==> flow/design.v <==
`default_nettype none
module MagComp
  #(parameter WIDTH = 30)
  (output logic AltB, AeqB, AgtB,
   input logic [WIDTH-1:0] A,
   input logic [WIDTH-1:0] B);
  assign AltB= (A<B);
  assign AgtB= (A>B);
  assign AeqB= (A==B);
endmodule : MagComp
module Adder
  #(parameter WIDTH = 30)
  (output logic [WIDTH:0] S,
   input logic add,
   input logic [WIDTH-1:0] A,
   input logic [WIDTH-1:0] B);
  assign S = add ? A+B : A-B;
endmodule : Adder
module Multiplier
  #(parameter WIDTH = 30)
  (output logic [(WIDTH*2)-1:0] S,
   input logic [WIDTH-1:0] A,
   input logic [WIDTH-1:0] B);
  assign S = A*B;
endmodule : Multiplier
module Mux2to1
  #(parameter WIDTH = 30)
  (output logic [WIDTH-1:0]Y,
   input logic S,
   input logic [WIDTH-1:0]I0,
   input logic [WIDTH-1:0]I1);
  assign Y=S?I1:I0;
endmodule : Mux2to1
module Register
  #(parameter WIDTH = 3)
  (input logic [WIDTH-1:0] D,
   input logic en, clear,
   input logic clock,
   output logic [WIDTH-1:0] Q);
  always_ff @(posedge clock)
    if (clear)
      Q <= 0;
    else if (en)
      Q <= D;
    else
      Q <= Q;
endmodule: Register
module Counter
  #(parameter WIDTH = 4)
  (input logic clock,
   input logic clear,
   input logic en,
   output logic [WIDTH-1:0] Q);
  always_ff @(posedge clock) begin
    if (clear) begin
      Q <= 0;
    end
    else if (en) begin
      Q <= Q + 1'b1;
    end
    else begin
      Q <= Q;
    end
  end
endmodule: Counter
module Synchronizer
  (input logic async,
   input logic clock,
   output logic sync);
  logic tmp1, tmp2;
  assign tmp2 = tmp1;
  always_ff @(posedge clock)
    tmp1 <= async;
  always_ff @(posedge clock)
    sync <= tmp2;
endmodule : Synchronizer
module ShiftRegister_8_128 
  (input logic [7:0] data_in,
   input logic en,
   input logic clock, rst,
   output logic [127:0] Q);
  always_ff @(posedge clock) begin
    if (rst) begin
      Q <= 128'b0;
    end
    else if (en) begin
      Q <= {Q[119:0],data_in};
    end
    else begin
      Q <= Q;
    end
  end
endmodule : ShiftRegister_8_128
module ShiftRegister_6_96
  (input logic [5:0] data_in,
   input logic en,
   input logic clock, rst,
   output logic [95:0] Q);
  always_ff @(posedge clock) begin
    if (rst) begin
      Q <= 96'b0;
    end
    else if (en) begin
      Q <= {Q[89:0],data_in};
    end
    else begin
      Q <= Q;
    end
  end
endmodule : ShiftRegister_6_96
module ShiftRegister_48_96
  (input logic [47:0] data_in,
   input logic en,
   input logic clock, rst,
   output logic [95:0] Q);
  always_ff @(posedge clock) begin
    if (rst) begin
      Q <= 96'b0;
    end
    else if (en) begin
      Q <= {Q[47:0],data_in};
    end
    else begin
      Q <= Q;
    end
  end
endmodule : ShiftRegister_48_96
module edge_detector (
    input logic signal,
    input logic clk,
    output logic pulse
);
    logic tmp1;
    always_ff @(posedge clk) begin
        tmp1<=signal;
    end
    assign pulse = (~tmp1)& signal;
endmodule: edge_detector
module ShiftRegister_12_96
  (input logic [11:0] data_in,
   input logic en,
   input logic clock, rst,
   output logic [95:0] Q);
  always_ff @(posedge clock) begin
    if (rst) begin
      Q <= 96'b0;
    end
    else if (en) begin
      Q <= {Q[83:0],data_in};
    end
    else begin
      Q <= Q;
    end
  end
endmodule : ShiftRegister_12_96
module ShiftRegister_20_160
  (input logic [19:0] data_in,
   input logic en,
   input logic clock, rst,
   output logic [159:0] Q);
  always_ff @(posedge clock) begin
    if (rst) begin
      Q <= 160'b0;
    end
    else if (en) begin
      Q <= {Q[149:0],data_in};
    end
    else begin
      Q <= Q;
    end
  end
endmodule : ShiftRegister_20_160
module ShiftRegister_96_96
  (input logic [95:0] data_in,
   input logic en,
   input logic clock, rst,
   output logic [95:0] Q);
  always_ff @(posedge clock) begin
    if (rst) begin
      Q <= 96'b0;
    end
    else if (en) begin
      Q <= data_in;
    end
    else begin
      Q <= Q;
    end
  end
endmodule : ShiftRegister_96_96
module ShiftRegister_160_160
  (input logic [159:0] data_in,
   input logic en,
   input logic clock, rst,
   output logic [159:0] Q);
  always_ff @(posedge clock) begin
    if (rst) begin
      Q <= 160'b0;
    end
    else if (en) begin
      Q <= data_in;
    end
    else begin
      Q <= Q;
    end
  end
endmodule : ShiftRegister_160_160
module ShiftRegister_80_160
  (input logic [79:0] data_in,
   input logic en,
   input logic clock, rst,
   output logic [159:0] Q);
  always_ff @(posedge clock) begin
    if (rst) begin
      Q <= 160'b0;
    end
    else if (en) begin
      Q <= {Q[79:0],data_in};
    end
    else begin
      Q <= Q;
    end
  end
endmodule : ShiftRegister_80_160
module ShiftRegister_40_160
  (input logic [39:0] data_in,
   input logic en,
   input logic clock, rst,
   output logic [159:0] Q);
  always_ff @(posedge clock) begin
    if (rst) begin
      Q <= 160'b0;
    end
    else if (en) begin
      Q <= {Q[119:0],data_in};
    end
    else begin
      Q <= Q;
    end
  end
endmodule : ShiftRegister_40_160
`default_nettype none
module Add_Path(input logic [63:0] mat_A, mat_B,
                input logic clk, rst, add_en,
                input logic sign,
                output logic [159:0] mat_out,
                output logic finish);
    logic shift_en;
    logic [19:0] shift_in;
    logic [4:0] add1_out, add2_out;
    logic [3:0] add1_in1, add1_in2, add2_in1, add2_in2;
    Adder #(4) add1 (.S(add1_out), .add(~sign), .A(add1_in1), .B(add1_in2));
    Adder #(4) add2 (.S(add2_out), .add(~sign), .A(add2_in1), .B(add2_in2));
    assign shift_in[19:10] = {5'b0, add1_out};
    assign shift_in[9:0] = {5'b0, add2_out};
    ShiftRegister_20_160 shift1 (.data_in(shift_in), .en(shift_en), .clock(clk), .rst(rst), .Q(mat_out));
    add_fsm fsm (.mat_A(mat_A), .mat_B(mat_B), .clk(clk), .rst(rst), .add_en(add_en),
                 .add1_in1(add1_in1), .add1_in2(add1_in2), .add2_in1(add2_in1), .add2_in2(add2_in2),
                 .shift_en(shift_en), .finish(finish));
endmodule : Add_Path
module add_fsm (input logic [63:0] mat_A, mat_B,
                input logic clk, rst, add_en,
                output logic [3:0] add1_in1, add1_in2, add2_in1, add2_in2,
                output logic shift_en, finish);
    logic [3:0] mat_A_1, mat_A_2, mat_A_3, mat_A_4;
    logic [3:0] mat_A_5, mat_A_6, mat_A_7, mat_A_8;
    logic [3:0] mat_A_9, mat_A_10, mat_A_11, mat_A_12;
    logic [3:0] mat_A_13, mat_A_14, mat_A_15, mat_A_16;
    logic [3:0] mat_B_1, mat_B_2, mat_B_3, mat_B_4;
    logic [3:0] mat_B_5, mat_B_6, mat_B_7, mat_B_8;
    logic [3:0] mat_B_9, mat_B_10, mat_B_11, mat_B_12;
    logic [3:0] mat_B_13, mat_B_14, mat_B_15, mat_B_16;
    assign mat_A_1 = mat_A[63:60];
    assign mat_A_2 = mat_A[59:56];
    assign mat_A_3 = mat_A[55:52];
    assign mat_A_4 = mat_A[51:48];
    assign mat_A_5 = mat_A[47:44];
    assign mat_A_6 = mat_A[43:40];
    assign mat_A_7 = mat_A[39:36];
    assign mat_A_8 = mat_A[35:32];
    assign mat_A_9 = mat_A[31:28];
    assign mat_A_10 = mat_A[27:24];
    assign mat_A_11 = mat_A[23:20];
    assign mat_A_12 = mat_A[19:16];
    assign mat_A_13 = mat_A[15:12];
    assign mat_A_14 = mat_A[11:8];
    assign mat_A_15 = mat_A[7:4];
    assign mat_A_16 = mat_A[3:0];
    assign mat_B_1 = mat_B[63:60];
    assign mat_B_2 = mat_B[59:56];
    assign mat_B_3 = mat_B[55:52];
    assign mat_B_4 = mat_B[51:48];
    assign mat_B_5 = mat_B[47:44];
    assign mat_B_6 = mat_B[43:40];
    assign mat_B_7 = mat_B[39:36];
    assign mat_B_8 = mat_B[35:32];
    assign mat_B_9 = mat_B[31:28];
    assign mat_B_10 = mat_B[27:24];
    assign mat_B_11 = mat_B[23:20];
    assign mat_B_12 = mat_B[19:16];
    assign mat_B_13 = mat_B[15:12];
    assign mat_B_14 = mat_B[11:8];
    assign mat_B_15 = mat_B[7:4];
    assign mat_B_16 = mat_B[3:0];
    enum logic [3:0] {S,A1,A2,A3,A4,A5,A6,A7,A8,E} cur_state, n_state;
    always_comb begin
        case(cur_state)
            S: begin
                add1_in1 = 4'b0;
                add1_in2 = 4'b0;
                add2_in1 = 4'b0;
                add2_in2 = 4'b0;
                shift_en = 1'b0;
                finish = 1'b0;
                if(add_en) begin
                    n_state = A1;
                end
                else begin
                    n_state = S;
                end
            end
            A1: begin
                add1_in1 = mat_A_1;
                add1_in2 = mat_B_1;
                add2_in1 = mat_A_2;
                add2_in2 = mat_B_2;
                shift_en = 1'b1;
                finish = 1'b0;
                n_state = A2;
            end
            A2: begin
                add1_in1 = mat_A_3;
                add1_in2 = mat_B_3;
                add2_in1 = mat_A_4;
                add2_in2 = mat_B_4;
                shift_en = 1'b1;
                finish = 1'b0;
                n_state = A3;
            end
            A3: begin
                add1_in1 = mat_A_5;
                add1_in2 = mat_B_5;
                add2_in1 = mat_A_6;
                add2_in2 = mat_B_6;
                shift_en = 1'b1;
                finish = 1'b0;
                n_state = A4;
            end
            A4: begin
                add1_in1 = mat_A_7;
                add1_in2 = mat_B_7;
                add2_in1 = mat_A_8;
                add2_in2 = mat_B_8;
                shift_en = 1'b1;
                finish = 1'b0;
                n_state = A5;
            end
            A5: begin
                add1_in1 = mat_A_9;
                add1_in2 = mat_B_9;
                add2_in1 = mat_A_10;
                add2_in2 = mat_B_10;
                shift_en = 1'b1;
                finish = 1'b0;
                n_state = A6;
            end
            A6: begin
                add1_in1 = mat_A_11;
                add1_in2 = mat_B_11;
                add2_in1 = mat_A_12;
                add2_in2 = mat_B_12;
                shift_en = 1'b1;
                finish = 1'b0;
                n_state = A7;
            end
            A7: begin
                add1_in1 = mat_A_13;
                add1_in2 = mat_B_13;
                add2_in1 = mat_A_14;
                add2_in2 = mat_B_14;
                shift_en = 1'b1;
                finish = 1'b0;
                n_state = A8;
            end
            A8: begin
                add1_in1 = mat_A_15;
                add1_in2 = mat_B_15;
                add2_in1 = mat_A_16;
                add2_in2 = mat_B_16;
                shift_en = 1'b1;
                finish = 1'b0;
                n_state = E;
            end
            E: begin
                add1_in1 = 4'b0;
                add1_in2 = 4'b0;
                add2_in1 = 4'b0;
                add2_in2 = 4'b0;
                shift_en = 1'b0;
                finish = 1'b1;
                n_state = E;
            end
            default: begin
                add1_in1 = 4'b0;
                add1_in2 = 4'b0;
                add2_in1 = 4'b0;
                add2_in2 = 4'b0;
                shift_en = 1'b0;
                finish = 1'b0;
                n_state = S;
            end
        endcase
    end
    always_ff @(posedge clk) begin
        if(rst)
            cur_state <= S;
        else
            cur_state <= n_state;
    end
endmodule : add_fsm
`default_nettype none
module Multiply_Path(input logic [63:0] mat_A, mat_B,
                     input logic clk, rst, mult_en,
                     output logic [159:0] mat_out,
                     output logic finish);
    logic [3:0] mult1_in1, mult1_in2;
    logic [7:0] mult1_out;
    logic [3:0] mult2_in1, mult2_in2;
    logic [7:0] mult2_out;
    logic [3:0] mult3_in1, mult3_in2;
    logic [7:0] mult3_out;
    logic [3:0] mult4_in1, mult4_in2;
    logic [7:0] mult4_out;
    logic [3:0] mult5_in1, mult5_in2;
    logic [7:0] mult5_out;
    logic [3:0] mult6_in1, mult6_in2;
    logic [7:0] mult6_out;
    logic [3:0] mult7_in1, mult7_in2;
    logic [7:0] mult7_out;
    logic [3:0] mult8_in1, mult8_in2;
    logic [7:0] mult8_out;
    logic [7:0] add_in1, add_in2, add_in3, add_in4;
    logic [9:0] add_out;
    logic [7:0] add_in5, add_in6, add_in7, add_in8;
    logic [9:0] add_out2;
    logic layer_1_en, layer_2_en;
    Multiplier #(4) mult1(.S(mult1_out),
                          .A(mult1_in1),
                          .B(mult1_in2));
    Multiplier #(4) mult2(.S(mult2_out),
                          .A(mult2_in1),
                          .B(mult2_in2));
    Multiplier #(4) mult3(.S(mult3_out),
                          .A(mult3_in1),
                          .B(mult3_in2));
    Multiplier #(4) mult4(.S(mult4_out),
                          .A(mult4_in1),
                          .B(mult4_in2));
    Multiplier #(4) mult5(.S(mult5_out),
                          .A(mult5_in1),
                          .B(mult5_in2));
    Multiplier #(4) mult6(.S(mult6_out),
                          .A(mult6_in1),
                          .B(mult6_in2));
    Multiplier #(4) mult7(.S(mult7_out),
                          .A(mult7_in1),
                          .B(mult7_in2));
    Multiplier #(4) mult8(.S(mult8_out),
                          .A(mult8_in1),
                          .B(mult8_in2));
    Register #(32) layer_1_reg(.D({mult1_out, mult2_out, mult3_out, mult4_out}),
                               .en(layer_1_en),
                               .clock(clk),
                               .clear(rst),
                               .Q({add_in1, add_in2, add_in3, add_in4}));
    Register #(32) layer_1_2_reg(.D({mult5_out, mult6_out, mult7_out, mult8_out}),
                                 .en(layer_1_en),
                                 .clock(clk),
                                 .clear(rst),
                                 .Q({add_in5, add_in6, add_in7, add_in8}));
    assign add_out = add_in1 + add_in2 + add_in3 + add_in4;
    assign add_out2 = add_in5 + add_in6 + add_in7 + add_in8;
    ShiftRegister_20_160 shift_register(.data_in({add_out, add_out2}),
                                      .en(layer_2_en),
                                      .clock(clk),
                                      .rst(rst),
                                      .Q(mat_out));
    mult_fsm fsm(.mat_A(mat_A),
                 .mat_B(mat_B),
                 .clk(clk),
                 .rst(rst),
                 .mult_en(mult_en),
                 .mult1_in1(mult1_in1),
                 .mult1_in2(mult1_in2),
                 .mult2_in1(mult2_in1),
                 .mult2_in2(mult2_in2),
                 .mult3_in1(mult3_in1),
                 .mult3_in2(mult3_in2),
                 .mult4_in1(mult4_in1),
                 .mult4_in2(mult4_in2),
                 .mult5_in1(mult5_in1),
                 .mult5_in2(mult5_in2),
                 .mult6_in1(mult6_in1),
                 .mult6_in2(mult6_in2),
                 .mult7_in1(mult7_in1),
                 .mult7_in2(mult7_in2),
                 .mult8_in1(mult8_in1),
                 .mult8_in2(mult8_in2),
                 .layer_1_en(layer_1_en),
                 .layer_2_en(layer_2_en),
                 .finish(finish));
endmodule : Multiply_Path
module mult_fsm(input logic [63:0] mat_A, mat_B,
                input logic clk, rst, mult_en,
                output logic [3:0] mult1_in1, mult1_in2,
                output logic [3:0] mult2_in1, mult2_in2,
                output logic [3:0] mult3_in1, mult3_in2,
                output logic [3:0] mult4_in1, mult4_in2,
                output logic [3:0] mult5_in1, mult5_in2,
                output logic [3:0] mult6_in1, mult6_in2,
                output logic [3:0] mult7_in1, mult7_in2,
                output logic [3:0] mult8_in1, mult8_in2,
                output logic layer_1_en, layer_2_en, finish);
    logic [3:0] mat_A_1, mat_A_2, mat_A_3, mat_A_4;
    logic [3:0] mat_A_5, mat_A_6, mat_A_7, mat_A_8;
    logic [3:0] mat_A_9, mat_A_10, mat_A_11, mat_A_12;
    logic [3:0] mat_A_13, mat_A_14, mat_A_15, mat_A_16;
    logic [3:0] mat_B_1, mat_B_2, mat_B_3, mat_B_4;
    logic [3:0] mat_B_5, mat_B_6, mat_B_7, mat_B_8;
    logic [3:0] mat_B_9, mat_B_10, mat_B_11, mat_B_12;
    logic [3:0] mat_B_13, mat_B_14, mat_B_15, mat_B_16;
    assign mat_A_1 = mat_A[63:60];
    assign mat_A_2 = mat_A[59:56];
    assign mat_A_3 = mat_A[55:52];
    assign mat_A_4 = mat_A[51:48];
    assign mat_A_5 = mat_A[47:44];
    assign mat_A_6 = mat_A[43:40];
    assign mat_A_7 = mat_A[39:36];
    assign mat_A_8 = mat_A[35:32];
    assign mat_A_9 = mat_A[31:28];
    assign mat_A_10 = mat_A[27:24];
    assign mat_A_11 = mat_A[23:20];
    assign mat_A_12 = mat_A[19:16];
    assign mat_A_13 = mat_A[15:12];
    assign mat_A_14 = mat_A[11:8];
    assign mat_A_15 = mat_A[7:4];
    assign mat_A_16 = mat_A[3:0];
    assign mat_B_1 = mat_B[63:60];
    assign mat_B_2 = mat_B[59:56];
    assign mat_B_3 = mat_B[55:52];
    assign mat_B_4 = mat_B[51:48];
    assign mat_B_5 = mat_B[47:44];
    assign mat_B_6 = mat_B[43:40];
    assign mat_B_7 = mat_B[39:36];
    assign mat_B_8 = mat_B[35:32];
    assign mat_B_9 = mat_B[31:28];
    assign mat_B_10 = mat_B[27:24];
    assign mat_B_11 = mat_B[23:20];
    assign mat_B_12 = mat_B[19:16];
    assign mat_B_13 = mat_B[15:12];
    assign mat_B_14 = mat_B[11:8];
    assign mat_B_15 = mat_B[7:4];
    assign mat_B_16 = mat_B[3:0];
    enum logic [4:0] {S,M1,M2A1,M3A2,M4A3,M5A4,M6A5,M7A6,M8A7,A8,E} cur_state, n_state;
    always_comb begin
        case(cur_state)
            S: begin
                mult1_in1 = 4'b0;
                mult1_in2 = 4'b0;
                mult2_in1 = 4'b0;
                mult2_in2 = 4'b0;
                mult3_in1 = 4'b0;
                mult3_in2 = 4'b0;
                mult4_in1 = 4'b0;
                mult4_in2 = 4'b0;
                mult5_in1 = 4'b0;
                mult5_in2 = 4'b0;
                mult6_in1 = 4'b0;
                mult6_in2 = 4'b0;
                mult7_in1 = 4'b0;
                mult7_in2 = 4'b0;
                mult8_in1 = 4'b0;
                mult8_in2 = 4'b0;
                layer_1_en = 1'b0;
                layer_2_en = 1'b0;
                finish = 1'b0;
                if(mult_en)
                    n_state = M1;
                else
                    n_state = S;
            end
            M1: begin
                mult1_in1 = mat_A_1;
                mult1_in2 = mat_B_1;
                mult2_in1 = mat_A_2;
                mult2_in2 = mat_B_5;
                mult3_in1 = mat_A_3;
                mult3_in2 = mat_B_9;
                mult4_in1 = mat_A_4;
                mult4_in2 = mat_B_13;
                mult5_in1 = mat_A_1;
                mult5_in2 = mat_B_2;
                mult6_in1 = mat_A_2;
                mult6_in2 = mat_B_6;
                mult7_in1 = mat_A_3;
                mult7_in2 = mat_B_10;
                mult8_in1 = mat_A_4;
                mult8_in2 = mat_B_14;
                layer_1_en = 1'b1;
                layer_2_en = 1'b0;
                finish = 1'b0;
                n_state = M2A1;
            end
            M2A1: begin
                mult1_in1 = mat_A_1;
                mult1_in2 = mat_B_3;
                mult2_in1 = mat_A_2;
                mult2_in2 = mat_B_7;
                mult3_in1 = mat_A_3;
                mult3_in2 = mat_B_11;
                mult4_in1 = mat_A_4;
                mult4_in2 = mat_B_15;
                mult5_in1 = mat_A_1;
                mult5_in2 = mat_B_4;
                mult6_in1 = mat_A_2;
                mult6_in2 = mat_B_8;
                mult7_in1 = mat_A_3;
                mult7_in2 = mat_B_12;
                mult8_in1 = mat_A_4;
                mult8_in2 = mat_B_16;
                layer_1_en = 1'b1;
                layer_2_en = 1'b1;
                finish = 1'b0;
                n_state = M3A2;
            end
            M3A2: begin
                mult1_in1 = mat_A_5;
                mult1_in2 = mat_B_1;
                mult2_in1 = mat_A_6;
                mult2_in2 = mat_B_5;
                mult3_in1 = mat_A_7;
                mult3_in2 = mat_B_9;
                mult4_in1 = mat_A_8;
                mult4_in2 = mat_B_13;
                mult5_in1 = mat_A_5;
                mult5_in2 = mat_B_2;
                mult6_in1 = mat_A_6;
                mult6_in2 = mat_B_6;
                mult7_in1 = mat_A_7;
                mult7_in2 = mat_B_10;
                mult8_in1 = mat_A_8;
                mult8_in2 = mat_B_14;
                layer_1_en = 1'b1;
                layer_2_en = 1'b1;
                finish = 1'b0;
                n_state = M4A3;
            end
            M4A3: begin
                mult1_in1 = mat_A_5;
                mult1_in2 = mat_B_3;
                mult2_in1 = mat_A_6;
                mult2_in2 = mat_B_7;
                mult3_in1 = mat_A_7;
                mult3_in2 = mat_B_11;
                mult4_in1 = mat_A_8;
                mult4_in2 = mat_B_15;
                mult5_in1 = mat_A_5;
                mult5_in2 = mat_B_4;
                mult6_in1 = mat_A_6;
                mult6_in2 = mat_B_8;
                mult7_in1 = mat_A_7;
                mult7_in2 = mat_B_12;
                mult8_in1 = mat_A_8;
                mult8_in2 = mat_B_16;
                layer_1_en = 1'b1;
                layer_2_en = 1'b1;
                finish = 1'b0;
                n_state = M5A4;
            end
            M5A4: begin
                mult1_in1 = mat_A_9;
                mult1_in2 = mat_B_1;
                mult2_in1 = mat_A_10;
                mult2_in2 = mat_B_5;
                mult3_in1 = mat_A_11;
                mult3_in2 = mat_B_9;
                mult4_in1 = mat_A_12;
                mult4_in2 = mat_B_13;
                mult5_in1 = mat_A_9;
                mult5_in2 = mat_B_2;
                mult6_in1 = mat_A_10;
                mult6_in2 = mat_B_6;
                mult7_in1 = mat_A_11;
                mult7_in2 = mat_B_10;
                mult8_in1 = mat_A_12;
                mult8_in2 = mat_B_14;
                layer_1_en = 1'b1;
                layer_2_en = 1'b1;
                finish = 1'b0;
                n_state = M6A5;
            end
            M6A5: begin
                mult1_in1 = mat_A_9;
                mult1_in2 = mat_B_3;
                mult2_in1 = mat_A_10;
                mult2_in2 = mat_B_7;
                mult3_in1 = mat_A_11;
                mult3_in2 = mat_B_11;
                mult4_in1 = mat_A_12;
                mult4_in2 = mat_B_15;
                mult5_in1 = mat_A_9;
                mult5_in2 = mat_B_4;
                mult6_in1 = mat_A_10;
                mult6_in2 = mat_B_8;
                mult7_in1 = mat_A_11;
                mult7_in2 = mat_B_12;
                mult8_in1 = mat_A_12;
                mult8_in2 = mat_B_16;
                layer_1_en = 1'b1;
                layer_2_en = 1'b1;
                finish = 1'b0;
                n_state = M7A6;
            end
            M7A6: begin
                mult1_in1 = mat_A_13;
                mult1_in2 = mat_B_1;
                mult2_in1 = mat_A_14;
                mult2_in2 = mat_B_5;
                mult3_in1 = mat_A_15;
                mult3_in2 = mat_B_9;
                mult4_in1 = mat_A_16;
                mult4_in2 = mat_B_13;
                mult5_in1 = mat_A_13;
                mult5_in2 = mat_B_2;
                mult6_in1 = mat_A_14;
                mult6_in2 = mat_B_6;
                mult7_in1 = mat_A_15;
                mult7_in2 = mat_B_10;
                mult8_in1 = mat_A_16;
                mult8_in2 = mat_B_14;
                layer_1_en = 1'b1;
                layer_2_en = 1'b1;
                finish = 1'b0;
                n_state = M8A7;
            end
            M8A7: begin
                mult1_in1 = mat_A_13;
                mult1_in2 = mat_B_3;
                mult2_in1 = mat_A_14;
                mult2_in2 = mat_B_7;
                mult3_in1 = mat_A_15;
                mult3_in2 = mat_B_11;
                mult4_in1 = mat_A_16;
                mult4_in2 = mat_B_15;
                mult5_in1 = mat_A_13;
                mult5_in2 = mat_B_4;
                mult6_in1 = mat_A_14;
                mult6_in2 = mat_B_8;
                mult7_in1 = mat_A_15;
                mult7_in2 = mat_B_12;
                mult8_in1 = mat_A_16;
                mult8_in2 = mat_B_16;
                layer_1_en = 1'b1;
                layer_2_en = 1'b1;
                finish = 1'b0;
                n_state = A8;
            end
            A8: begin
                mult1_in1 = 4'b0;
                mult1_in2 = 4'b0;
                mult2_in1 = 4'b0;
                mult2_in2 = 4'b0;
                mult3_in1 = 4'b0;
                mult3_in2 = 4'b0;
                mult4_in1 = 4'b0;
                mult4_in2 = 4'b0;
                mult5_in1 = 4'b0;
                mult5_in2 = 4'b0;
                mult6_in1 = 4'b0;
                mult6_in2 = 4'b0;
                mult7_in1 = 4'b0;
                mult7_in2 = 4'b0;
                mult8_in1 = 4'b0;
                mult8_in2 = 4'b0;
                layer_1_en = 1'b0;
                layer_2_en = 1'b1;
                finish = 1'b0;
                n_state = E;
            end
            E: begin
                mult1_in1 = 4'b0;
                mult1_in2 = 4'b0;
                mult2_in1 = 4'b0;
                mult2_in2 = 4'b0;
                mult3_in1 = 4'b0;
                mult3_in2 = 4'b0;
                mult4_in1 = 4'b0;
                mult4_in2 = 4'b0;
                mult5_in1 = 4'b0;
                mult5_in2 = 4'b0;
                mult6_in1 = 4'b0;
                mult6_in2 = 4'b0;
                mult7_in1 = 4'b0;
                mult7_in2 = 4'b0;
                mult8_in1 = 4'b0;
                mult8_in2 = 4'b0;
                layer_1_en = 1'b0;
                layer_2_en = 1'b0;
                finish = 1'b1;
                n_state = E;
            end
            default: begin
                mult1_in1 = 4'b0;
                mult1_in2 = 4'b0;
                mult2_in1 = 4'b0;
                mult2_in2 = 4'b0;
                mult3_in1 = 4'b0;
                mult3_in2 = 4'b0;
                mult4_in1 = 4'b0;
                mult4_in2 = 4'b0;
                mult5_in1 = 4'b0;
                mult5_in2 = 4'b0;
                mult6_in1 = 4'b0;
                mult6_in2 = 4'b0;
                mult7_in1 = 4'b0;
                mult7_in2 = 4'b0;
                mult8_in1 = 4'b0;
                mult8_in2 = 4'b0;
                layer_1_en = 1'b0;
                layer_2_en = 1'b0;
                finish = 1'b0;
                n_state = S;
            end
        endcase
    end
    always_ff @(posedge clk) begin
        if(rst)
            cur_state <= S;
        else
            cur_state <= n_state;
    end
endmodule : mult_fsm
`default_nettype none
module Matrix_Calculator 
    (input logic [7:0] data_in,
     input logic enter, sw,
     input logic [1:0] operation,
     input logic clk, rst,
     output logic [4:0] data_out,
     output logic finish, error,
     output logic [3:0] index);
    logic input_en;
    logic[127:0] input_matrix;
    logic[1:0] input_op;
    logic[159:0] add_output, mul_output;
    logic[159:0] selected_output;
    logic[63:0] input_matrix_A, input_matrix_B;
    logic add_en, mul_en;
    logic add_finish, mul_finish;
    logic switch_pulse, enter_pulse;
    assign input_matrix_A = input_matrix[127:64];
    assign input_matrix_B = input_matrix[63:0];
    ShiftRegister_8_128 shift_register(.data_in(data_in),
                                      .en(enter_pulse && input_en),
                                      .clock(clk),
                                      .rst(rst),
                                      .Q(input_matrix));
    Register #(2) op_reg(.D(operation),
                         .en(enter_pulse && input_en),
                         .clock(clk),
                         .clear(rst),
                         .Q(input_op));
    Mux2to1 #(160) output_mux(.Y(selected_output),
                             .I1(add_output),
                             .I0(mul_output),
                             .S(input_op[1]));
    matrix_calc_fsm fsm(.clk(clk),
                        .rst(rst),
                        .enter(enter_pulse),
                        .add_finish(add_finish),
                        .mul_finish(mul_finish),
                        .finish(finish),
                        .input_op(input_op),
                        .input_en(input_en),
                        .error(error),
                        .mul_en(mul_en),
                        .add_en(add_en));
    Add_Path add_logic(.mat_A(input_matrix_A),
                       .mat_B(input_matrix_B),
                       .clk(clk),
                       .rst(rst),
                       .add_en(add_en),
                       .sign(input_op[0]),
                       .mat_out(add_output),
                       .finish(add_finish));
    Multiply_Path mul_logic(.mat_A(input_matrix_A),
                            .mat_B(input_matrix_B),
                            .clk(clk),
                            .rst(rst),
                            .mult_en(mul_en),
                            .mat_out(mul_output),
                            .finish(mul_finish));
    edge_detector sw_de(.clk(clk),
                        .signal(sw),
                        .pulse(switch_pulse));
    edge_detector ed_de(.clk(clk),
                        .signal(enter),
                        .pulse(enter_pulse));
    logic [4:0] index_count;
    Counter #(5) index_counter(.clock(clk),
                               .clear(rst),
                               .en(finish && switch_pulse),
                               .Q(index_count));
    assign index = index_count[4:1];
    always_comb begin
        case(index_count)
            5'b0000_0: data_out = selected_output[159:155];
            5'b0000_1: data_out = selected_output[154:150];
            5'b0001_0: data_out = selected_output[149:145];
            5'b0001_1: data_out = selected_output[144:140];
            5'b0010_0: data_out = selected_output[139:135];
            5'b0010_1: data_out = selected_output[134:130];
            5'b0011_0: data_out = selected_output[129:125];
            5'b0011_1: data_out = selected_output[124:120];
            5'b0100_0: data_out = selected_output[119:115];
            5'b0100_1: data_out = selected_output[114:110];
            5'b0101_0: data_out = selected_output[109:105];
            5'b0101_1: data_out = selected_output[104:100];
            5'b0110_0: data_out = selected_output[99:95];
            5'b0110_1: data_out = selected_output[94:90];
            5'b0111_0: data_out = selected_output[89:85];
            5'b0111_1: data_out = selected_output[84:80];
            5'b1000_0: data_out = selected_output[79:75];
            5'b1000_1: data_out = selected_output[74:70];
            5'b1001_0: data_out = selected_output[69:65];
            5'b1001_1: data_out = selected_output[64:60];
            5'b1010_0: data_out = selected_output[59:55];
            5'b1010_1: data_out = selected_output[54:50];
            5'b1011_0: data_out = selected_output[49:45];
            5'b1011_1: data_out = selected_output[44:40];
            5'b1100_0: data_out = selected_output[39:35];
            5'b1100_1: data_out = selected_output[34:30];
            5'b1101_0: data_out = selected_output[29:25];
            5'b1101_1: data_out = selected_output[24:20];
            5'b1110_0: data_out = selected_output[19:15];
            5'b1110_1: data_out = selected_output[14:10];
            5'b1111_0: data_out = selected_output[9:5];
            5'b1111_1: data_out = selected_output[4:0];
            default: data_out = 5'b0;
        endcase
    end
endmodule : Matrix_Calculator
module matrix_calc_fsm (input logic clk, rst,
                        input logic enter,
                        input logic [1:0] input_op,
                        input logic add_finish, mul_finish,
                        output logic finish,
                        output logic input_en, error,
                        output logic mul_en, add_en);
    enum logic [4:0] {S,S1,S2,S3,S4,S5,S6,S7,S8,
                      S9,S10,S11,S12,S13,S14,S15,S16,
                      M,A,E,F} cur_state, n_state;
    always_comb begin
        case(cur_state)
            S: begin
                input_en = 1'b1;
                error = 1'b0;
                mul_en = 1'b0;
                add_en = 1'b0;
                finish = 1'b0;
                if(enter) begin
                    n_state = S1;
                end
                else begin
                    n_state = S;
                end
            end
            S1: begin
                input_en = 1'b1;
                error = 1'b0;
                mul_en = 1'b0;
                add_en = 1'b0;
                finish = 1'b0;
                if(enter) begin
                    n_state = S2;
                end
                else begin
                    n_state = S1;
                end
            end
            S2: begin
                input_en = 1'b1;
                error = 1'b0;
                mul_en = 1'b0;
                add_en = 1'b0;
                finish = 1'b0;
                if(enter) begin
                    n_state = S3;
                end
                else begin
                    n_state = S2;
                end
            end
            S3: begin
                input_en = 1'b1;
                error = 1'b0;
                mul_en = 1'b0;
                add_en = 1'b0;
                finish = 1'b0;
                if(enter) begin
                    n_state = S4;
                end
                else begin
                    n_state = S3;
                end
            end
            S4: begin
                input_en = 1'b1;
                error = 1'b0;
                mul_en = 1'b0;
                add_en = 1'b0;
                finish = 1'b0;
                if(enter) begin
                    n_state = S5;
                end
                else begin
                    n_state = S4;
                end
            end
            S5: begin
                input_en = 1'b1;
                error = 1'b0;
                mul_en = 1'b0;
                add_en = 1'b0;
                finish = 1'b0;
                if(enter) begin
                    n_state = S6;
                end
                else begin
                    n_state = S5;
                end
            end
            S6: begin
                input_en = 1'b1;
                error = 1'b0;
                mul_en = 1'b0;
                add_en = 1'b0;
                finish = 1'b0;
                if(enter) begin
                    n_state = S7;
                end
                else begin
                    n_state = S6;
                end
            end
            S7: begin
                input_en = 1'b1;
                error = 1'b0;
                mul_en = 1'b0;
                add_en = 1'b0;
                finish = 1'b0;
                if(enter) begin
                    n_state = S8;
                end
                else begin
                    n_state = S7;
                end
            end
            S8: begin
                input_en = 1'b1;
                error = 1'b0;
                mul_en = 1'b0;
                add_en = 1'b0;
                finish = 1'b0;
                if(enter) begin
                    n_state = S9;
                end
                else begin
                    n_state = S8;
                end
            end
            S9: begin
                input_en = 1'b1;
                error = 1'b0;
                mul_en = 1'b0;
                add_en = 1'b0;
                finish = 1'b0;
                if(enter) begin
                    n_state = S10;
                end
                else begin
                    n_state = S9;
                end
            end
            S10: begin
                input_en = 1'b1;
                error = 1'b0;
                mul_en = 1'b0;
                add_en = 1'b0;
                finish = 1'b0;
                if(enter) begin
                    n_state = S11;
                end
                else begin
                    n_state = S10;
                end
            end
            S11: begin
                input_en = 1'b1;
                error = 1'b0;
                mul_en = 1'b0;
                add_en = 1'b0;
                finish = 1'b0;
                if(enter) begin
                    n_state = S12;
                end
                else begin
                    n_state = S11;
                end
            end
            S12: begin
                input_en = 1'b1;
                error = 1'b0;
                mul_en = 1'b0;
                add_en = 1'b0;
                finish = 1'b0;
                if(enter) begin
                    n_state = S13;
                end
                else begin
                    n_state = S12;
                end
            end
            S13: begin
                input_en = 1'b1;
                error = 1'b0;
                mul_en = 1'b0;
                add_en = 1'b0;
                finish = 1'b0;
                if(enter) begin
                    n_state = S14;
                end
                else begin
                    n_state = S13;
                end
            end
            S14: begin
                input_en = 1'b1;
                error = 1'b0;
                mul_en = 1'b0;
                add_en = 1'b0;
                finish = 1'b0;
                if(enter) begin
                    n_state = S15;
                end
                else begin
                    n_state = S14;
                end
            end
            S15: begin
                input_en = 1'b1;
                error = 1'b0;
                mul_en = 1'b0;
                add_en = 1'b0;
                finish = 1'b0;
                if(enter) begin
                    n_state = S16;
                end
                else begin
                    n_state = S15;
                end
            end
            S16: begin
                input_en = 1'b0;
                mul_en = 1'b0;
                add_en = 1'b0;
                finish = 1'b0;
                if (input_op == 2'b00) begin
                    n_state = M;
                    error = 1'b0;
                    mul_en = 1'b1;
                end
                else if (input_op[1] == 1'b1) begin
                    n_state = A;
                    error = 1'b0;
                    add_en = 1'b1;
                end
                else begin
                    n_state = F;
                    error = 1'b1;
                end
            end
            F: begin
                input_en = 1'b0;
                error = 1'b1;
                mul_en = 1'b0;
                add_en = 1'b0;
                finish = 1'b0;
                n_state = F;
            end
            M: begin
                input_en = 1'b0;
                mul_en = 1'b0;
                add_en = 1'b0;
                error = 1'b0;
                if (mul_finish) begin
                    n_state = E;
                    finish = 1'b1;
                end
                else begin
                    n_state = M;
                    finish = 1'b0;
                end
            end
            A: begin
                input_en = 1'b0;
                mul_en = 1'b0;
                add_en = 1'b0;
                error = 1'b0;
                if (add_finish) begin
                    n_state = E;
                    finish = 1'b1;
                end
                else begin
                    n_state = A;
                    finish = 1'b0;
                end
            end
            E: begin
                input_en = 1'b0;
                mul_en = 1'b0;
                add_en = 1'b0;
                error = 1'b0;
                finish = 1'b1;
                n_state = E;
            end
            default: begin
                input_en = 1'b0;
                mul_en = 1'b0;
                add_en = 1'b0;
                error = 1'b0;
                finish = 1'b0;
                n_state = S;
            end
        endcase
    end
    always_ff @(posedge clk) begin
        if(rst)
            cur_state <= S;
        else
            cur_state <= n_state;
    end
endmodule : matrix_calc_fsm
`default_nettype none
module my_chip (
    input logic [11:0] io_in,  
    output logic [11:0] io_out,  
    input logic clock,
    input logic reset  
);
    logic [7:0] data_in;
    logic enter, sw;
    logic rst;
    logic [1:0] operation;
    logic [4:0] data_out;
    logic finish, error;
    logic [3:0] index;
    Synchronizer sync1(.async(io_in[0]), .clock(clock), .sync(data_in[0]));
    Synchronizer sync2(.async(io_in[1]), .clock(clock), .sync(data_in[1]));
    Synchronizer sync3(.async(io_in[2]), .clock(clock), .sync(data_in[2]));
    Synchronizer sync4(.async(io_in[3]), .clock(clock), .sync(data_in[3]));
    Synchronizer sync5(.async(io_in[4]), .clock(clock), .sync(data_in[4]));
    Synchronizer sync6(.async(io_in[5]), .clock(clock), .sync(data_in[5]));
    Synchronizer sync7(.async(io_in[6]), .clock(clock), .sync(data_in[6]));
    Synchronizer sync8(.async(io_in[7]), .clock(clock), .sync(data_in[7]));
    Synchronizer sync9(.async(io_in[8]), .clock(clock), .sync(enter));
    Synchronizer sync10(.async(io_in[9]), .clock(clock), .sync(sw));
    Synchronizer sync11(.async(io_in[10]), .clock(clock), .sync(operation[0]));
    Synchronizer sync12(.async(io_in[11]), .clock(clock), .sync(operation[1]));
    Synchronizer sync13(.async(reset), .clock(clock), .sync(rst));
    assign io_out[4:0] = data_out[4:0];
    assign io_out[5] = finish;
    assign io_out[6] = error;
    assign io_out[10:7] = index[3:0];
    assign io_out[11] = 1'b0;
    Matrix_Calculator matrix_calculator(.data_in(data_in),
                                        .enter(enter),
                                        .sw(sw),
                                        .operation(operation), 
                                        .clk(clock), 
                                        .rst(rst), 
                                        .data_out(data_out), 
                                        .finish(finish), 
                                        .error(error), 
                                        .index(index));
endmodule
# Reports on my_chip
# Tool output for the design above, in the order of the flow.
# Lines are those of the file above, counted from 1.
# Library cell names are shortened.
# Not given: n/a
# inputs
top_module	my_chip
clock_port	clock
library	sky130hd
pvt_corner	tt_025C_1v80

# After elaboration
# Yosys after proc, flatten, opt, wreduce and memory -nomap, before mapping. Enables and synchronous resets that opt folds into registers are not counted as muxes. Memory bits, and registers merged into a memory's read port (data or address), are not among the register bits. Print and check cells are not counted.
# op_classes
add_sub_neg	11
mux	62
n_mul	8
logic	4
reduce_and_logical	19
n_eq	70
# ops
cell	count
4-bit by 4-bit multiplier with 8-bit output	8
5-bit case mux with 32-bit select	1
160-bit 2-to-1 mux	1
4-bit case mux with 8-bit select	4
5-bit equality test with constant B	21
5-bit case mux with 21-bit select	1
5-bit by 4-bit equality test with 1-bit output with constant B	19
4-bit case mux with 4-bit select	4
4-bit case mux with 2-bit select	8
5-bit by 3-bit equality test with 1-bit output with constant B	12
5-bit case mux with 10-bit select	1
4-bit case mux with 9-bit select	1
5-bit by 2-bit equality test with 1-bit output with constant B	6
1-bit 2-to-1 mux	26
8-bit OR reduction	3
10-bit by 8-bit adder with 10-bit output	2
9-bit by 8-bit adder with 10-bit output	2
8-bit by 8-bit adder with 9-bit output	2
16-bit OR reduction	1
4-bit by 3-bit equality test with 1-bit output with constant B	4
5-bit by 1-bit equality test with 1-bit output with constant B	3
5-bit zero test	3
5-bit 2-to-1 mux	3
2-bit OR reduction	6
3-bit 2-to-1 mux	4
4-bit by 4-bit adder with 5-bit output	2
4-bit by 4-bit subtractor with 5-bit output	2
2-bit 2-to-1 mux	5
# Other operator kinds: 13; their cells: 19.
# word_totals
reg_bits	481
inputBits	14
wordCells	212

# Longest topological paths
# Depth = most cells in a row (Yosys ltp): at word level without a register or memory, in the mapped netlist without a sequential cell, where the memories' decode and read muxes count.
# logic_depth
word_depth	5
abc_area	1
depth_mapped	21
ltp_nobuf	20

# Netlist
# Source: synth_stat.txt of the flow (Yosys; design flattened, memories mapped). It holds for the ABC_AREA given above (unset counts as 0); a run with the other value may have another netlist.
# Totals and module areas in this step are rounded.
# types
cell	count
dfxtp_1	509
nor2_1	705
nand2_1	688
o21ai_0	464
ha_1	130
inv_1	356
fa_1	66
a21oi_1	230
nand3_1	108
o22ai_1	79
buf_2	81
clkbuf_1	88
a221oi_4	10
xor2_1	27
buf_6	15
nand4_1	27
xnor2_1	17
buf_4	17
# Not listed: further types 26, cells in them 111.
# synth_totals
n_buf	204
cell_count	3728
seqArea_mm2	0.0102
ff_cells	509
mapped_area_mm2	0.0268

# Path before layout
# Path of least setup slack by OpenSTA after synthesis, without wires, with an ideal clock, recovery checks aside; 20% of the period is set as input and as output delay. Where synthesis merged equal registers, the netlist keeps one of their names.
# synth_timing
kind	reg-to-output
from	register matrix_calculator.index_counter.Q[1]
to	output io_out[0]
required_time_ns	8.000
delay_ns	1.628
path_slack_ns	6.372
path_stages	13
arrival_time_ns	1.628
launch_ns	0.000
period_ns	10.0
period_less_setup_slack_ns	3.628
# "delay_ns" = arrival - input delay + setup time.
# A path that ends at an output port has no setup time.
# "path_stages" counts driving pins, that of a launching flip-flop among them; a cell with two outputs on the path counts twice.
# "period_less_setup_slack_ns" = period - worst setup slack (recovery checks aside). The figure is calculated, with input and output delays left at 20% of the set period.
# Between the ends stands the longest chain of elaborated cells between them, by number of cells; it is not shown to be the way that was timed. Of several equally long chains one is given.
# Each line given opens the expression or statement behind the cell; cells for indexed reads and writes are added by Yosys, which also makes memories of some case tables.
# At most two assigning lines are given for a register; there are more.
# synth_via
path_cell_list	dfxtp_1 ha_1 buf_2 inv_1 nor2_1 ha_1 inv_1 nand2_1 nor2_1 nand2_1 nor2_2 nand3b_1 nand3_1
elab_chain_cells	2
# synth_lines
element	line_no	source
start, declared	53	output logic [WIDTH-1:0] Q);
start, assigned	56	Q <= 0;
start, assigned	59	Q <= Q + 1'b1;
5-bit equality test	915	case(index_count)
5-bit case mux with 32-bit select	915
end, declared	1256	output logic [11:0] io_out,

# Path in the finished layout
# Path of least setup slack in the final report of run 1 (OpenROAD, finished layout, wires in). Where an end is a register, its clock arrival counts in the times.
# layout_timing
kind	reg-to-output
from	register matrix_calculator.index_counter.Q[4]
to	output io_out[2]
required_time_ns	8.56
launch_ns	0.59
path_slack_ns	5.07
arrival_time_ns	3.49
period_ns	10.7
path_stages	10
# Between the ends stands the longest chain of elaborated cells between them, by number of cells; it is not shown to be the way that was timed. Of several equally long chains one is given.
# At most two assigning lines are given for a register; there are more.
# layout_via
path_cell_list	dfxtp_1 inv_2 nor3_1 nand2_1 o21ai_0 nor2_1 nand2_1 nor2_1 nand3_1 clkdlybuf4s50_1
elab_chain_cells	2
# layout_lines
element	line_no	source
start, declared	53	output logic [WIDTH-1:0] Q);
start, assigned	56	Q <= 0;
start, assigned	59	Q <= Q + 1'b1;
5-bit equality test	915	case(index_count)
5-bit case mux with 32-bit select	915
end, declared	1256	output logic [11:0] io_out,

# Settings and measured results of 3 stored flow runs for module my_chip (sky130hd), not sorted in any way. The constraints put input and output delay at 20% of the set period each and load the outputs with 0.01 pF.
# "worst_path_time_ns" = time allowed to the worst setup path (clock period - input delay - output delay, where it has them) - its slack; a late launch clock adds to it, a late capture clock takes from it.
# "power_total_mw": no workload was simulated; the value follows from the tool's default switching activity.
# The results are shown rounded.
# Settings: -- = not set for that run.
run name	ABC_AREA	CAP_MARGIN	CORE_MARGIN	CORE_UTILIZATION	MAX_ROUTING_LAYER	PLACE_DENSITY	SETUP_SLACK_MARGIN	SLEW_MARGIN	period_ns	CTS_CLUSTER_SIZE	GPL_ROUTABILITY_DRIVEN	GPL_TIMING_DRIVEN	HOLD_SLACK_MARGIN	PLACE_DENSITY_LB_ADDON	TNS_END_PERCENT	fin_tns_ns	fin_util_frac	die_mm2	timing.setup.ws_ns	worst_path_time_ns	timing.worst_path_kind	yosys.chip_area_mm2	power_total_mw
run 1	1	30	8	36	met4	0.75	0.7	25	10.7	--	--	--	--	--	--	0.000	0.395	0.0834	5.07	3.49	reg-to-output	0.0268	3.97
run 2	--	20	2	40	--	--	--	20	6.86	--	--	--	--	--	--	0.000	0.446	0.0656	1.09	4.40	reg-to-output	0.0254	6.33
run 3	--	20	2	39	met5	--	--	20	9.65	30	0	1	0.26	0.19	35	0.000	0.436	0.0673	3.27	4.45	reg-to-output	0.0254	4.50
